==> flow/design.v <==
`timescale 1ns / 1ps
module abs_diff_7(
    input [7:0] x,
    input [7:0] y,
    output [7:0] absdiff
    );
	 assign absdiff = (x>y) ? x-y : y-x;
endmodule
`timescale 1ns / 1ps
module abs_diff_9(
    input [9:0] x,
    input [9:0] y,
    output [9:0] absdiff
    );
	 assign absdiff = (x>y) ? x-y : y-x;
endmodule
`timescale 1ns / 1ps
module abs_val_8
    (input signed [8:0] v,
     output wire [7:0] absv);
     assign absv = (v[8] == 1) ? ((~v)+1) : v;
endmodule
`timescale 1ns / 1ps
module quadrant(
    input signed [8:0] x,
    input signed [8:0] y,
    output [1:0] q
    );
	 wire [1:0] x_p;
	 wire [1:0] x_n;
	 assign x_p = (y >= 0) ? 0 : 3;
	 assign x_n = (y >= 0) ? 1 : 2;
	 assign q = (x >= 0) ? x_p : x_n;
endmodule
`timescale 1ns / 1ps
module polar_to_cartesian
    (input [11:0] r_theta,  
     output reg signed [8:0] x_value,  
     output reg signed [8:0] y_value);
	parameter POS = 9'sb0_0000_0001;
	parameter NEG = 9'sb1_1111_1111;
   parameter ZERO = 9'sb0_0000_0000;
   wire [31:0] rsin_15deg;  
   wire [31:0] rsin_30deg;  
   wire [31:0] rsin_45deg;  
   wire [31:0] rsin_60deg;  
   wire [31:0] rsin_75deg;  
   assign rsin_15deg = (r_theta[7:0]*66) >> 8;  
   assign rsin_30deg = r_theta[7:0] >> 2;  
   assign rsin_45deg = (r_theta[7:0]*181) >> 8;             
   assign rsin_60deg = (r_theta[7:0]*222) >> 8;  
   assign rsin_75deg = (r_theta[7:0]*247) >> 8;
   always @(*) begin
      case (r_theta[11:8])
         4'h1: begin  
            x_value = POS*rsin_75deg[7:0]; 
            y_value = POS*rsin_15deg[7:0];
         end
         4'h2: begin  
            x_value = POS*rsin_60deg[7:0]; 
            y_value = POS*rsin_30deg[7:0];
         end
         4'h3: begin  
            x_value = POS*rsin_45deg[7:0]; 
            y_value = POS*rsin_45deg[7:0];
         end
         4'h4: begin  
            x_value = POS*rsin_30deg[7:0]; 
            y_value = POS*rsin_60deg[7:0];
         end
         4'h5: begin  
            x_value = POS*rsin_15deg[7:0]; 
            y_value = POS*rsin_75deg[7:0];
         end
         4'h6: begin  
            x_value = POS*ZERO; 
            y_value = POS*r_theta[7:0];
         end
         4'h7: begin  
            x_value = NEG*rsin_15deg[7:0]; 
            y_value = POS*rsin_75deg[7:0];
         end
         4'h8: begin  
            x_value = NEG*rsin_30deg[7:0]; 
            y_value = POS*rsin_60deg[7:0];
         end
         4'h9: begin  
            x_value = NEG*rsin_45deg[7:0]; 
            y_value = POS*rsin_45deg[7:0];
         end
         4'hA: begin  
            x_value = NEG*rsin_60deg[7:0]; 
            y_value = POS*rsin_30deg[7:0];
         end
         4'hB: begin  
            x_value = NEG*rsin_75deg[7:0]; 
            y_value = POS*rsin_15deg[7:0];
         end
         4'hC: begin  
            x_value = NEG*r_theta[7:0]; 
            y_value = ZERO;
         end
         default: begin  
            x_value = POS*r_theta[7:0]; 
            y_value = ZERO;
         end
      endcase
   end
endmodule
`timescale 1ns / 1ps
module calc_abs7rtan_00_75_15
    (input [7:0] r,
     output wire [7:0] abs7rtan_15,
     output wire [7:0] abs7rtan_30,
     output wire [7:0] abs7rtan_45,
     output wire [9:0] abs7rtan_60,
     output wire [9:0] abs7rtan_75);
		wire signed [31:0] rtan_15deg;  
		wire signed [31:0] rtan_30deg;  
		wire signed [31:0] rtan_60deg;  
		wire signed [31:0] rtan_75deg;  
		assign rtan_15deg = (r*16'sh0225) >>> 11;
		assign rtan_30deg = (r*16'sh024f) >>> 10;
		assign rtan_60deg = (r*16'sh0DDB) >>> 11;
		assign rtan_75deg = (r*16'sh1DDB) >>> 11;
		assign abs7rtan_15 = rtan_15deg[7:0];
		assign abs7rtan_30 = rtan_30deg[7:0];
		assign abs7rtan_45 = r;
		assign abs7rtan_60 = rtan_60deg[9:0];
		assign abs7rtan_75 = rtan_75deg[9:0];
endmodule
`timescale 1ns / 1ps
module find_min_5_vals_cascading(
    input [7:0] input1,
    input [7:0] input2,
    input [7:0] input3,
    input [7:0] input4,
    input [7:0] input5,
    output [2:0] output_index
    );
	wire comp1_2;
	wire comp2_3;
	wire comp3_4;
	wire comp4_5;
	assign comp1_2 = input1 >= input2;
	assign comp2_3 = input2 >= input3;
	assign comp3_4 = input3 >= input4;
	assign comp4_5 = input4 >= input5;
	wire is1;
	wire is5;
	wire is2;
	wire is4;
	assign is1 = ((!comp1_2) & (!comp2_3) & (!comp3_4) & (!comp4_5));
	assign is5 = (comp1_2 & comp2_3 & comp3_4 & comp4_5);
	assign is2 = ((!is1) & (!is5) & (!comp2_3) & (!comp3_4));
	assign is4 = ((!is1) & (!is5) & (comp2_3) & (comp3_4));
	assign output_index = is1 ? 3'h1 : (is5 ? 3'h5 : (is2 ? 3'h2 : (is4 ? 3'h4 : 3'h3)));
endmodule
`timescale 1ns / 1ps
module calc_r_y_theta(
   input [7:0] y,
   input [7:0] x,  
   input [3:0] theta,
   output reg [7:0] r);
   wire [31:0] r_15deg;  
   wire [31:0] r_30deg;  
   wire [31:0] r_45deg;  
   wire [31:0] r_60deg;  
   wire [31:0] r_75deg;  
   assign r_15deg = (y*989) >> 10;
   assign r_30deg = y >> 9;
   assign r_45deg = (y*362) >> 10;
   assign r_60deg = (y*296) >> 10;
   assign r_75deg = (y*265) >> 10;
   always @(*) begin
      case(theta)
         1: r = r_15deg[7:0];
         2: r = r_30deg[7:0];
         3: r = r_45deg[7:0];
         4: r = r_60deg[7:0];
         5: r = r_75deg[7:0];
         6: r = y;  
         default: r = x;  
      endcase
   end
endmodule
`timescale 1ns / 1ps
module orientation_math
    (input [11:0] r_theta_original,  
     input [11:0] r_theta_final,  
     input clock,
     input enable,
     input reset,
     output reg done,
     output reg [4:0] orientation);
	parameter DEG360 = 5'h18;
	parameter DEG180 = 5'h0C;
	parameter ERROR_FACTOR = 4;
	reg [3:0] state;
	parameter IDLE 			 	= 4'h0;
	parameter SHORTCUT_TEST		= 4'h1;
	parameter SHORTCUT_TEST_2	= 4'h2;
	parameter PTC					= 4'h3;
	parameter DELTAS				= 4'h4;
	parameter ABS_DELTA_QUAD 	= 4'h5;
	parameter DX_TAN				= 4'h6;
	parameter ABS_DIFF			= 4'h7;
	parameter BASE_ANGLE_CALC	= 4'h8;
	parameter CALC_ORIENTATION	= 4'h9;
	parameter REPORT			 	= 4'hF;
	reg [4:0] original_base_angle;
	reg [4:0] shortcut_quadrant_adjust;
	reg signed [8:0] x_original;
	reg signed [8:0] y_original;
	reg signed [8:0] x_final;
	reg signed [8:0] y_final;
	wire signed [8:0] x_original_t;
	wire signed [8:0] y_original_t;
	wire signed [8:0] x_final_t;
	wire signed [8:0] y_final_t;
	polar_to_cartesian ptc_original (.r_theta(r_theta_original),.x_value(x_original_t),.y_value(y_original_t));
	polar_to_cartesian ptc_final (.r_theta(r_theta_final),.x_value(x_final_t),.y_value(y_final_t));
	reg signed [8:0] delta_y;
	reg signed [8:0] delta_x;
	wire [7:0] abs_delta_x_t;
	wire [7:0] abs_delta_y_t;
	reg [7:0] abs_delta_x;
	reg [7:0] abs_delta_y;
	reg [1:0] quadrant;
	wire [1:0] quadrant_t;
	abs_val_8 absx (.v(delta_x),.absv(abs_delta_x_t));
	abs_val_8 absy (.v(delta_y),.absv(abs_delta_y_t));
	quadrant q1 (.x(delta_x),.y(delta_y),.q(quadrant_t));
	reg [7:0] abs_dx_tan15;
	reg [7:0] abs_dx_tan30;
	reg [7:0] abs_dx_tan45;
	reg [9:0] abs_dx_tan60;
	reg [9:0] abs_dx_tan75;
	wire [7:0] abs_dx_tan15_t;
	wire [7:0] abs_dx_tan30_t;
	wire [7:0] abs_dx_tan45_t;
	wire [9:0] abs_dx_tan60_t;
	wire [9:0] abs_dx_tan75_t;
	calc_abs7rtan_00_75_15 abstan(.r(abs_delta_x),.abs7rtan_15(abs_dx_tan15_t),
											 .abs7rtan_30(abs_dx_tan30_t),.abs7rtan_45(abs_dx_tan45_t),
											 .abs7rtan_60(abs_dx_tan60_t),.abs7rtan_75(abs_dx_tan75_t));
	reg [7:0] diff_15;
	reg [7:0] diff_30;
	reg [7:0] diff_45;
	reg [7:0] diff_60;
	reg [7:0] diff_75;
	wire [7:0] diff_15_t;
	wire [7:0] diff_30_t;
	wire [7:0] diff_45_t;
	wire [9:0] diff_60_t;
	wire [9:0] diff_75_t;
	abs_diff_7 abdiff15 (.y(abs_delta_y),.x(abs_dx_tan15),.absdiff(diff_15_t));
	abs_diff_7 abdiff30 (.y(abs_delta_y),.x(abs_dx_tan30),.absdiff(diff_30_t));
	abs_diff_7 abdiff45 (.y(abs_delta_y),.x(abs_dx_tan45),.absdiff(diff_45_t));
	abs_diff_9 abdiff60 (.y({2'b00,abs_delta_y}),.x(abs_dx_tan60),.absdiff(diff_60_t));
	abs_diff_9 abdiff75 (.y({2'b00,abs_delta_y}),.x(abs_dx_tan75),.absdiff(diff_75_t));
	reg [2:0] base_angle;
	wire [2:0] base_angle_t;
	find_min_5_vals_cascading min5( 	.input1(diff_15),.input2(diff_30),
												.input3(diff_45),.input4(diff_60),
												.input5(diff_75),.output_index(base_angle_t));
   always @(posedge clock) begin
      if (reset) begin
         state <= IDLE;
         done <= 0;
			orientation <= 5'h00;
      end
      else begin
         case(state)
				SHORTCUT_TEST: begin
					if (r_theta_original[11:8] == r_theta_final[11:8]) begin
						original_base_angle <= {1'b0,r_theta_original[11:8]};
						shortcut_quadrant_adjust <= (r_theta_final[7:0] >= r_theta_original[7:0]) ? 0 : 12;
						state <= SHORTCUT_TEST_2;
					end
					else begin
						state <= PTC;
					end
				end
				SHORTCUT_TEST_2: begin
					orientation <= original_base_angle + shortcut_quadrant_adjust;
					state <= REPORT;
				end
				PTC: begin
					x_original <= x_original_t;
					y_original <= y_original_t;
					x_final <= x_final_t;
					y_final <= y_final_t;
					state <= DELTAS;
				end
				DELTAS: begin
					delta_x <= x_final - x_original;
					delta_y <= y_final - y_original;
					state <= ABS_DELTA_QUAD;
				end
				ABS_DELTA_QUAD: begin
					abs_delta_x <= abs_delta_x_t;
					abs_delta_y <= abs_delta_y_t;
					quadrant <= quadrant_t;
					state <= DX_TAN;
				end
				DX_TAN: begin
					if (abs_delta_y <= ERROR_FACTOR) begin
						orientation <= 0 + (delta_x < 0 ? 12 : 0);
						state <= REPORT;
					end
					else if (abs_delta_x <= ERROR_FACTOR) begin
						orientation <= 6 + (delta_y < 0 ? 12 : 0);
						state <= REPORT;
					end
					else begin
						abs_dx_tan15 <= abs_dx_tan15_t;
						abs_dx_tan30 <= abs_dx_tan30_t;
						abs_dx_tan45 <= abs_dx_tan45_t;
						abs_dx_tan60 <= abs_dx_tan60_t;
						abs_dx_tan75 <= abs_dx_tan75_t;
						state <= ABS_DIFF;
					end
				end
				ABS_DIFF: begin
					diff_15 <= diff_15_t;
					diff_30 <= diff_30_t;
					diff_45 <= diff_45_t;
					diff_60 <= diff_60_t > 8'hFF ? 8'hFE : diff_60_t[7:0];  
					diff_75 <= diff_75_t > 8'hFF ? 8'hFF : diff_75_t[7:0];
					state <= BASE_ANGLE_CALC;
   			end
				BASE_ANGLE_CALC: begin
					base_angle <= base_angle_t;
					state <= CALC_ORIENTATION;
				end
				CALC_ORIENTATION: begin
					case(quadrant)
						1: orientation <= (DEG180 - base_angle);  
						2: orientation <= (DEG180 + base_angle);  
						3: orientation <= (DEG360 - base_angle);  
						default: orientation <= base_angle;  
					endcase
					state <= REPORT;
				end
				REPORT: begin
					done <= 1;
					state <= IDLE;
					if (orientation >= DEG360) begin
						orientation <= orientation - DEG360;
					end
				end
				default: begin
					if (enable) begin
						state <= SHORTCUT_TEST;
						done <= 0;
					end
				end
			endcase
		end
	end
endmodule
`timescale 1ns / 1ps
module path_math
    (input [11:0] location,  
     input [11:0] target,  
     input [4:0] current_orientation,  
     input clock,
     input enable,
     input reset,
     output reg done,
	  output reg [4:0] needed_orientation,  
     output reg [11:0] move_command);  
	parameter DEG360 = 5'h18;
	parameter DEG180 = 5'h0C;
	reg [3:0] state;
	parameter IDLE 			 			= 4'h0;
	parameter NEEDED_ORIENTATION_1	= 4'h1;
	parameter ONE_CYCLE_DELAY_1		= 4'h2;
	parameter NEEDED_ORIENTATION_2	= 4'h3;
	parameter ONE_CYCLE_DELAY_2		= 4'h4;
	parameter PTC_AND_ANGLE 			= 4'h5;
	parameter DELTAS						= 4'h6;
	parameter ABS_DELTA_QUAD 			= 4'h7;
   parameter ORIENT_BASE_ANGLE		= 4'h8;
	parameter ABS_DY_DIV_SIN			= 4'h9;
	parameter REPORT			 			= 4'hF;
	reg orientation_helper_enable;
   wire [4:0] orientation_t;
	wire orientation_done;
   orientation_math om (.r_theta_original(location),.r_theta_final(target),.orientation(orientation_t),
                        .enable(orientation_helper_enable),.done(orientation_done),.reset(reset),.clock(clock));
   reg [4:0] angle;
	reg signed [8:0] x_location;
	reg signed [8:0] y_location;
	reg signed [8:0] x_target;
	reg signed [8:0] y_target;
	wire signed [8:0] x_location_t;
	wire signed [8:0] y_location_t;
	wire signed [8:0] x_target_t;
	wire signed [8:0] y_target_t;
	polar_to_cartesian ptc_original (.r_theta(location),.x_value(x_location_t),.y_value(y_location_t));
	polar_to_cartesian ptc_final (.r_theta(target),.x_value(x_target_t),.y_value(y_target_t));
	reg signed [8:0] delta_y;
	reg signed [8:0] delta_x;
	wire [7:0] abs_delta_x_t;
	wire [7:0] abs_delta_y_t;
	reg [7:0] abs_delta_x;
	reg [7:0] abs_delta_y;
	reg [1:0] quadrant;
	wire [1:0] quadrant_t;
	abs_val_8 absx (.v(delta_x),.absv(abs_delta_x_t));
	abs_val_8 absy (.v(delta_y),.absv(abs_delta_y_t));
	quadrant q1 (.x(delta_x),.y(delta_y),.q(quadrant_t));
	reg [2:0] base_angle;
	reg [6:0] distance;
   wire [7:0] distance_t;
	calc_r_y_theta calcr (.y(abs_delta_y),.x(abs_delta_x),.theta(base_angle),.r(distance_t));
	always @(posedge clock) begin
      if (reset) begin
         state <= IDLE;
         done <= 0;
			angle <= 0;
         x_location <= 0;
         y_location <= 0;
         x_target <= 0;
         y_target <= 0;
         delta_x <= 0;
         delta_y <= 0;
         abs_delta_x <= 0;
         abs_delta_y <= 0;
         quadrant <= 0;
         base_angle <= 0;
         distance <= 0;
         move_command <= 0;
			orientation_helper_enable <= 0;
			needed_orientation <= 0;
      end
      else begin
         case(state)
				NEEDED_ORIENTATION_1: begin
					orientation_helper_enable <= 1;
					state <= ONE_CYCLE_DELAY_1;
				end
				ONE_CYCLE_DELAY_1: state <= NEEDED_ORIENTATION_2;
				NEEDED_ORIENTATION_2: begin
					orientation_helper_enable <= 0;
					if (orientation_done) begin
						needed_orientation <= orientation_t;
						state <= ONE_CYCLE_DELAY_2;
					end
				end
				ONE_CYCLE_DELAY_2: state <= PTC_AND_ANGLE;
				PTC_AND_ANGLE: begin
               angle <= needed_orientation - current_orientation + ((current_orientation > needed_orientation) ? DEG360 : 0);
					x_location <= x_location_t;
					y_location <= y_location_t;
					x_target <= x_target_t;
					y_target <= y_target_t;
					state <= DELTAS;
				end
				DELTAS: begin
					delta_x <= x_target - x_location;
					delta_y <= y_target - y_location;
					state <= ABS_DELTA_QUAD;
				end
				ABS_DELTA_QUAD: begin
					abs_delta_x <= abs_delta_x_t;
					abs_delta_y <= abs_delta_y_t;
					quadrant <= quadrant_t;
					state <= ORIENT_BASE_ANGLE;
				end
				ORIENT_BASE_ANGLE: begin
               case (quadrant)
                  1: base_angle <= (DEG180 - needed_orientation);
                  2: base_angle <= (needed_orientation - DEG180);
                  3: base_angle <= (DEG360 - needed_orientation);
                  default: base_angle <= needed_orientation[3:0];
               endcase
               state <= ABS_DY_DIV_SIN;
				end
				ABS_DY_DIV_SIN: begin
					distance <= distance_t[6:0];
					state <= REPORT;
				end
				REPORT: begin
					done <= 1;
					state <= IDLE;
					move_command <= {angle,distance};
				end
				default: begin
					if (enable) begin
						state <= NEEDED_ORIENTATION_1;
						done <= 0;
						orientation_helper_enable <= 0;
						needed_orientation <= 0;
					end
				end
			endcase
		end
	end
endmodule
# Reports on path_math
# Module path_math before and after one edit of its RTL, step after step.
# Lines under "orig" count in the file above, lines under "edited" in the edited file.
# "change" is "edited" less "orig", of the values as shown.
# Operators: Yosys type, input widths -> output width; for muxes data width and select width s.
# Not given: -
# inputs
top_module	path_math
clk_port	clock
lib	sky130hd
pvt_corner	tt_025C_1v80

# The edit
# The edit as a unified diff against the file above.
# A script made this edit. It changes what the design does and was not meant as an optimisation.
# begin of diff
@@ -363,5 +363,5 @@
 `timescale 1ns / 1ps
 module path_math
-    (input [11:0] location,  
+    (input [11:0] location_pad,  
      input [11:0] target,  
      input [4:0] current_orientation,  
@@ -372,4 +372,6 @@
 	  output reg [4:0] needed_orientation,  
      output reg [11:0] move_command);  
+	reg [11:0] location;
+	always @(posedge clock) location <= location_pad;
 	parameter DEG360 = 5'h18;
 	parameter DEG180 = 5'h0C;
# end of diff

# Word-level counts
# Counts by Yosys on the flattened word-level netlist (proc, flatten, opt, wreduce; memories kept). Register bits leave out memories and registers merged into their read ports (data or address). Print and check cells are left out. Cells with the same type and inputs are merged into one.
# word_totals
item	orig	edited	change
ff_bits	287	299	12
latch_bits	0	0	0
mem_bits_rw	0	0	0
romBits	0	0	0
clocked_rd_ports_x_width	0	0	0
n_memories	0	0	0
in_bits	32	32	0
out_inout_bits	18	18	0
word_cells	295	296	1
# op_classes
item	orig	edited	change
addsub	29	29	0
mul	28	28	0
div	0	0	0
compare	22	22	0
n_eq	60	60	0
n_shift	0	0	0
muxes	49	49	0
bitwise	22	22	0
reduce_and_logical	42	42	0
# ops
operator	orig	edited	change
$eq 4x3->1 const B	16	16	0
$eq 4x4->1 const B	16	16	0
$reduce_or 2->1	12	12	0
$and 1x1->1	11	11	0
$mul 9x8->9 const A	10	10	0
$reduce_and 2->1	9	9	0
$eq 4x2->1 const B	8	8	0
$mux 4	8	8	0
$not 1->1	7	7	0
$logic_not 1->1	6	6	0
$mux 2	6	6	0
$mux 5	6	6	0
$mux 8	6	6	0
$sub 8x8->8	6	6	0
$ge 8x8->1	5	5	0
$mul 8x8->16 const B	5	5	0
$eq 2x2->1 const B	4	4	0
$eq 4x1->1 const B	4	4	0
$ge 9x1->1 const B	4	4	0
$sub 9x9->9	4	4	0
$add 8x2->8 const B	3	3	0
$eq 3x3->1 const B	3	3	0
$gt 8x8->1	3	3	0
$mul 8x6->14 const B	3	3	0
$mux 1	3	3	0
$mux 3	3	3	0
$not 8->8	3	3	0
$reduce_and 3->1	3	3	0
# The list need not be complete.

# Logic depth
# Yosys ltp: most cells in a row. Word level: on the elaborated netlist, between registers, memories and ports. Mapped: between sequential cells and ports; inverters and the memories' decode and read muxes count.
# logic_depth
item	orig	edited	change
depth_word	12	12	0
ABC_AREA	0	0	-
depth_mapped	34	33	-1

# After synthesis
# Source: synth_stat.txt of the flow (Yosys; design flattened, memories mapped). It holds for the ABC_AREA given above (unset counts as 0); a run with the other value may have another netlist.
# synth_totals
item	orig	edited	change
mapped_cells	4378	4428	50
area_um2	40809.1	41162.0	352.9
sequential_area_um2	7397.1	7637.3	240.2
ffs	291	303	12
buffers	83	86	3
# types
cell	orig	edited	change
sky130_fd_sc_hd__nor2_1	253	283	30
sky130_fd_sc_hd__a21oi_1	201	216	15
sky130_fd_sc_hd__xor2_1	101	88	-13
sky130_fd_sc_hd__a2bb2oi_1	14	1	-13
sky130_fd_sc_hd__a31oi_1	13	26	13
sky130_fd_sc_hd__dfxtp_1	134	146	12
sky130_fd_sc_hd__a21o_1	105	93	-12
sky130_fd_sc_hd__or3_1	22	12	-10
sky130_fd_sc_hd__xnor2_1	214	222	8
sky130_fd_sc_hd__o31ai_1	11	19	8
sky130_fd_sc_hd__o21ai_0	122	129	7
sky130_fd_sc_hd__o21ai_1	12	5	-7
sky130_fd_sc_hd__a2111oi_0	4	11	7
sky130_fd_sc_hd__o32ai_1	3	10	7
sky130_fd_sc_hd__or2_2	7	13	6
sky130_fd_sc_hd__inv_1	887	892	5
sky130_fd_sc_hd__nand2_1	181	186	5
sky130_fd_sc_hd__nand3_1	48	43	-5
# The list need not be complete.
# The figures by module come from a second, unflattened synthesis with its own total; it is not the netlist above.
# unflattened
item	orig	edited	change
cells_unflattened	6734	6746	12
hier_area_um2	61019.8	61267.5	247.7
# Each row is one instance without its submodules.
# by_module_orig
mod	instances	cells	area_um2	seq_area_um2
polar_to_cartesian	4	1028	8759.7	0.0
orientation_math	1	411	6837.8	5265.0
path_math	1	556	5271.3	2342.2
calc_abs7rtan_00_75_15	1	500	4501.8	0.0
calc_r_y_theta	1	464	3998.8	0.0
abs_diff_7	3	86	673.1	0.0
abs_diff_9	2	116	862.1	0.0
find_min_5_vals_cascading	1	107	864.6	0.0
abs_val_8	4	21	171.4	0.0
quadrant	2	5	38.8	0.0
# by_module_edited
mod	instances	cells	area_um2	seq_area_um2
polar_to_cartesian	4	1028	8759.7	0.0
orientation_math	1	411	6837.8	5265.0
path_math	1	568	5519.0	2582.5
calc_abs7rtan_00_75_15	1	500	4501.8	0.0
calc_r_y_theta	1	464	3998.8	0.0
abs_diff_7	3	86	673.1	0.0
abs_diff_9	2	116	862.1	0.0
find_min_5_vals_cascading	1	107	864.6	0.0
abs_val_8	4	21	171.4	0.0
quadrant	2	5	38.8	0.0

# Path before layout
# Source: OpenSTA report_checks on the synthesized netlist (no wires, ideal clock, input and output delay 20% of the period each), path of least setup slack; recovery checks are left aside. Register names are those of the netlist, which keeps one name where synthesis merged equal registers.
# synth_timing
item	orig	edited	change
kind	input to register	input to register	-
startpoint	in location[2]	in (name not given)	-
endpoint	reg om.x_original[7]	reg om.x_final[7]	-
tclk_ns	12.0	12.0	0.0
input_delay_ns	2.400	2.400	0.000
setup_time_ns	0.263	0.262	-0.001
t_first_pin_ns	2.400	2.400	0.000
arrival_time_ns	9.857	9.726	-0.131
t_required_ns	11.737	11.738	0.001
slack_ns	1.880	2.012	0.132
path_delay_ns	7.720	7.588	-0.132
stages	29	27	-2
n_path_buf	0	0	0
period_less_setup_slack_ns	10.12	9.988	-0.132
# "path_delay_ns" is the arrival time less input delay plus setup time.
# "stages": output pins that drive a net of the path, with the launching flip-flop's if there is one; two outputs of one cell count as two.
# "period_less_setup_slack_ns" is the clock period less the worst setup slack; recovery checks do not enter. This is arithmetic on one report: input and output delays are still those of the set period (20% each).
# The rows between start and end are the longest chain of elaborated cells between them; the timing report does not say that the signal goes this way. Where chains are equally long, one stands for them.
# A line is the first line of the expression or statement that the cell stems from. Yosys adds cells for indexed reads and writes and turns some case tables into memories.
# synth_via_orig
path_cell_list	sky130_fd_sc_hd__fa_1 -> sky130_fd_sc_hd__inv_1 -> sky130_fd_sc_hd__fa_1 -> sky130_fd_sc_hd__inv_1 -> sky130_fd_sc_hd__fa_1 -> sky130_fd_sc_hd__inv_1 -> sky130_fd_sc_hd__fa_1 -> sky130_fd_sc_hd__inv_1 -> sky130_fd_sc_hd__ha_1 -> sky130_fd_sc_hd__and3_1 -> sky130_fd_sc_hd__a21boi_2 -> sky130_fd_sc_hd__o31ai_2 -> sky130_fd_sc_hd__a21oi_1 -> sky130_fd_sc_hd__nor2_1 -> sky130_fd_sc_hd__xor2_1 -> sky130_fd_sc_hd__ha_1 -> sky130_fd_sc_hd__xnor2_1 -> sky130_fd_sc_hd__fa_1 -> sky130_fd_sc_hd__inv_1 -> sky130_fd_sc_hd__fa_1 -> sky130_fd_sc_hd__fa_1 -> sky130_fd_sc_hd__ha_1 -> sky130_fd_sc_hd__xnor2_1 -> sky130_fd_sc_hd__a22o_1 -> sky130_fd_sc_hd__a221o_1 -> sky130_fd_sc_hd__a211oi_1 -> sky130_fd_sc_hd__o211ai_1 -> sky130_fd_sc_hd__a211oi_1 -> sky130_fd_sc_hd__nor2_1
elab_chain_cells	3
cells_between	11
cone_lines	11
classes_between	mul (10); mux (1)
# synth_lines_orig
item	line	rtl
start, declared	365	(input [11:0] location,
$mul 8x8->16	52	assign rsin_75deg = (r_theta[7:0]*247) >> 8;
$mul 9x8->9	96	x_value = NEG*rsin_75deg[7:0];
$pmux 9 s12	54	case (r_theta[11:8])
end, assigned	290	x_original <= x_original_t;
end, declared	213	reg signed [8:0] x_original;
# synth_via_edited
path_cell_list	sky130_fd_sc_hd__fa_1 -> sky130_fd_sc_hd__inv_1 -> sky130_fd_sc_hd__fa_1 -> sky130_fd_sc_hd__inv_1 -> sky130_fd_sc_hd__fa_1 -> sky130_fd_sc_hd__inv_1 -> sky130_fd_sc_hd__fa_1 -> sky130_fd_sc_hd__inv_1 -> sky130_fd_sc_hd__ha_1 -> sky130_fd_sc_hd__a2111oi_0 -> sky130_fd_sc_hd__o22ai_1 -> sky130_fd_sc_hd__a21oi_1 -> sky130_fd_sc_hd__o21bai_1 -> sky130_fd_sc_hd__xor2_1 -> sky130_fd_sc_hd__ha_1 -> sky130_fd_sc_hd__xnor2_1 -> sky130_fd_sc_hd__fa_1 -> sky130_fd_sc_hd__inv_1 -> sky130_fd_sc_hd__fa_1 -> sky130_fd_sc_hd__fa_1 -> sky130_fd_sc_hd__ha_1 -> sky130_fd_sc_hd__xnor2_1 -> sky130_fd_sc_hd__a22o_1 -> sky130_fd_sc_hd__a221oi_1 -> sky130_fd_sc_hd__o211ai_1 -> sky130_fd_sc_hd__a211oi_1 -> sky130_fd_sc_hd__nor2_1
elab_chain_cells	3
cells_between	11
cone_lines	11
classes_between	mul (10); mux (1)
# synth_lines_edited
item	line	rtl
start, declared	366
$mul 8x8->16	52	assign rsin_75deg = (r_theta[7:0]*247) >> 8;
$mul 9x8->9	96	x_value = NEG*rsin_75deg[7:0];
$pmux 9 s12	54	case (r_theta[11:8])
end, assigned	292	x_final <= x_final_t;
end, declared	215	reg signed [8:0] x_final;

# Path in the finished layout
# From the final timing report of the runs of set A: the path of least setup slack in the routed layout; clock arrival at registers is part of the times.
# layout_timing
item	orig	edited	change
kind	input to register	input to register	-
startpoint	in location[3]	in (name not given)	-
endpoint	reg om.x_original[7]	reg om.x_final[7]	-
tclk_ns	11.0	11.0	0.0
input_delay_ns	2.20	2.20	0.00
setup_time_ns	0.25	0.25	0.00
t_first_pin_ns	2.20	2.20	0.00
arrival_time_ns	10.77	10.73	-0.04
t_required_ns	11.34	11.32	-0.02
slack_ns	0.57	0.59	0.02
stages	32	31	-1
n_path_buf	2	3	1
# The rows between start and end are the longest chain of elaborated cells between them; the timing report does not say that the signal goes this way. Where chains are equally long, one stands for them.
# layout_via_orig
path_cell_list	sky130_fd_sc_hd__clkdlybuf4s50_1 -> sky130_fd_sc_hd__buf_4 -> sky130_fd_sc_hd__fa_1 -> sky130_fd_sc_hd__inv_1 -> sky130_fd_sc_hd__fa_1 -> sky130_fd_sc_hd__inv_1 -> sky130_fd_sc_hd__fa_1 -> sky130_fd_sc_hd__inv_1 -> sky130_fd_sc_hd__fa_1 -> sky130_fd_sc_hd__inv_1 -> sky130_fd_sc_hd__ha_1 -> sky130_fd_sc_hd__nand2_1 -> sky130_fd_sc_hd__a221o_1 -> sky130_fd_sc_hd__a21boi_1 -> sky130_fd_sc_hd__o21ai_0 -> sky130_fd_sc_hd__a211o_1 -> sky130_fd_sc_hd__fa_1 -> sky130_fd_sc_hd__inv_1 -> sky130_fd_sc_hd__ha_1 -> sky130_fd_sc_hd__inv_1 -> sky130_fd_sc_hd__fa_1 -> sky130_fd_sc_hd__fa_1 -> sky130_fd_sc_hd__inv_1 -> sky130_fd_sc_hd__ha_1 -> sky130_fd_sc_hd__a21oi_1 -> sky130_fd_sc_hd__xnor2_1 -> sky130_fd_sc_hd__a22o_1 -> sky130_fd_sc_hd__a221o_1 -> sky130_fd_sc_hd__a211oi_1 -> sky130_fd_sc_hd__o211ai_1 -> sky130_fd_sc_hd__a211oi_1 -> sky130_fd_sc_hd__nor2_1
elab_chain_cells	3
cells_between	11
cone_lines	11
classes_between	mul (10); mux (1)
# layout_lines_orig
item	line	rtl
start, declared	365	(input [11:0] location,
$mul 8x8->16	52	assign rsin_75deg = (r_theta[7:0]*247) >> 8;
$mul 9x8->9	96	x_value = NEG*rsin_75deg[7:0];
$pmux 9 s12	54	case (r_theta[11:8])
end, assigned	290	x_original <= x_original_t;
end, declared	213	reg signed [8:0] x_original;
# layout_via_edited
path_cell_list	sky130_fd_sc_hd__clkdlybuf4s50_1 -> sky130_fd_sc_hd__buf_4 -> sky130_fd_sc_hd__fa_1 -> sky130_fd_sc_hd__buf_4 -> sky130_fd_sc_hd__ha_1 -> sky130_fd_sc_hd__inv_1 -> sky130_fd_sc_hd__fa_1 -> sky130_fd_sc_hd__fa_1 -> sky130_fd_sc_hd__inv_1 -> sky130_fd_sc_hd__ha_1 -> sky130_fd_sc_hd__a21o_1 -> sky130_fd_sc_hd__a21oi_1 -> sky130_fd_sc_hd__o22ai_1 -> sky130_fd_sc_hd__o221ai_1 -> sky130_fd_sc_hd__a21oi_1 -> sky130_fd_sc_hd__mux2i_1 -> sky130_fd_sc_hd__nand2_1 -> sky130_fd_sc_hd__fa_1 -> sky130_fd_sc_hd__inv_1 -> sky130_fd_sc_hd__fa_1 -> sky130_fd_sc_hd__inv_1 -> sky130_fd_sc_hd__fa_1 -> sky130_fd_sc_hd__inv_1 -> sky130_fd_sc_hd__fa_1 -> sky130_fd_sc_hd__inv_1 -> sky130_fd_sc_hd__ha_1 -> sky130_fd_sc_hd__xnor2_1 -> sky130_fd_sc_hd__a2111oi_0 -> sky130_fd_sc_hd__o211ai_1 -> sky130_fd_sc_hd__a211oi_1 -> sky130_fd_sc_hd__nor2_1
elab_chain_cells	3
cells_between	11
cone_lines	11
classes_between	mul (10); mux (1)
# layout_lines_edited
item	line	rtl
start, declared	366
$mul 8x8->16	52	assign rsin_75deg = (r_theta[7:0]*247) >> 8;
$mul 9x8->9	96	x_value = NEG*rsin_75deg[7:0];
$pmux 9 s12	54	case (r_theta[11:8])
end, assigned	292	x_final <= x_final_t;
end, declared	215	reg signed [8:0] x_final;

# Flow runs
# Runs of the flow (Yosys, OpenROAD) on both versions; the two runs of a pair have the same settings. The constraints put input and output delay at 20% of the set period each and load the outputs with 0.01 pF.
# settings_set_A
CORE_UTILIZATION	40
period_ns	11.0
CAP_MARGIN	20
CORE_MARGIN	2
SLEW_MARGIN	20
# results_set_A
item	orig	edited	change
synth_chip_area_um2	40809.1	41162.0	352.9
dieArea_um2	104594.0	105489.0	895.0
final_stdcell_area_um2	44589.0	44572.7	-16.3
finish.utilization_pct	44.0	43.7	-0.3
setup_ws_ns	0.569	0.591	0.022
timing.setup.tns_ns	0.000	0.000	0.000
ws_hold_ns	0.453	0.440	-0.013
achievedPeriod_ns	10.431	10.409	-0.022
# settings_set_B
ABC_AREA	1
CELL_PAD_IN_SITES_DETAIL_PLACEMENT	2
CORE_UTILIZATION	28
CTS_CLUSTER_DIAMETER	163
GPL_TIMING_DRIVEN	1
PLACE_DENSITY_LB_ADDON	0.1
SETUP_SLACK_MARGIN	0.49
SLEW_MARGIN	10
period_ns	7.77
CAP_MARGIN	20
CORE_MARGIN	2
# results_set_B
item	orig	edited	change
synth_chip_area_um2	43610.6	43775.7	165.1
dieArea_um2	158926.0	159520.0	594.0
final_stdcell_area_um2	55435.7	54815.1	-620.6
finish.utilization_pct	35.9	35.2	-0.7
setup_ws_ns	-0.387	-0.685	-0.298
timing.setup.tns_ns	-4.474	-6.501	-2.027
ws_hold_ns	0.447	0.434	-0.013
achievedPeriod_ns	8.157	8.455	0.298
# "achievedPeriod_ns" = clock period - worst setup slack. The figure is calculated, with input and output delays left at 20% of the set period.
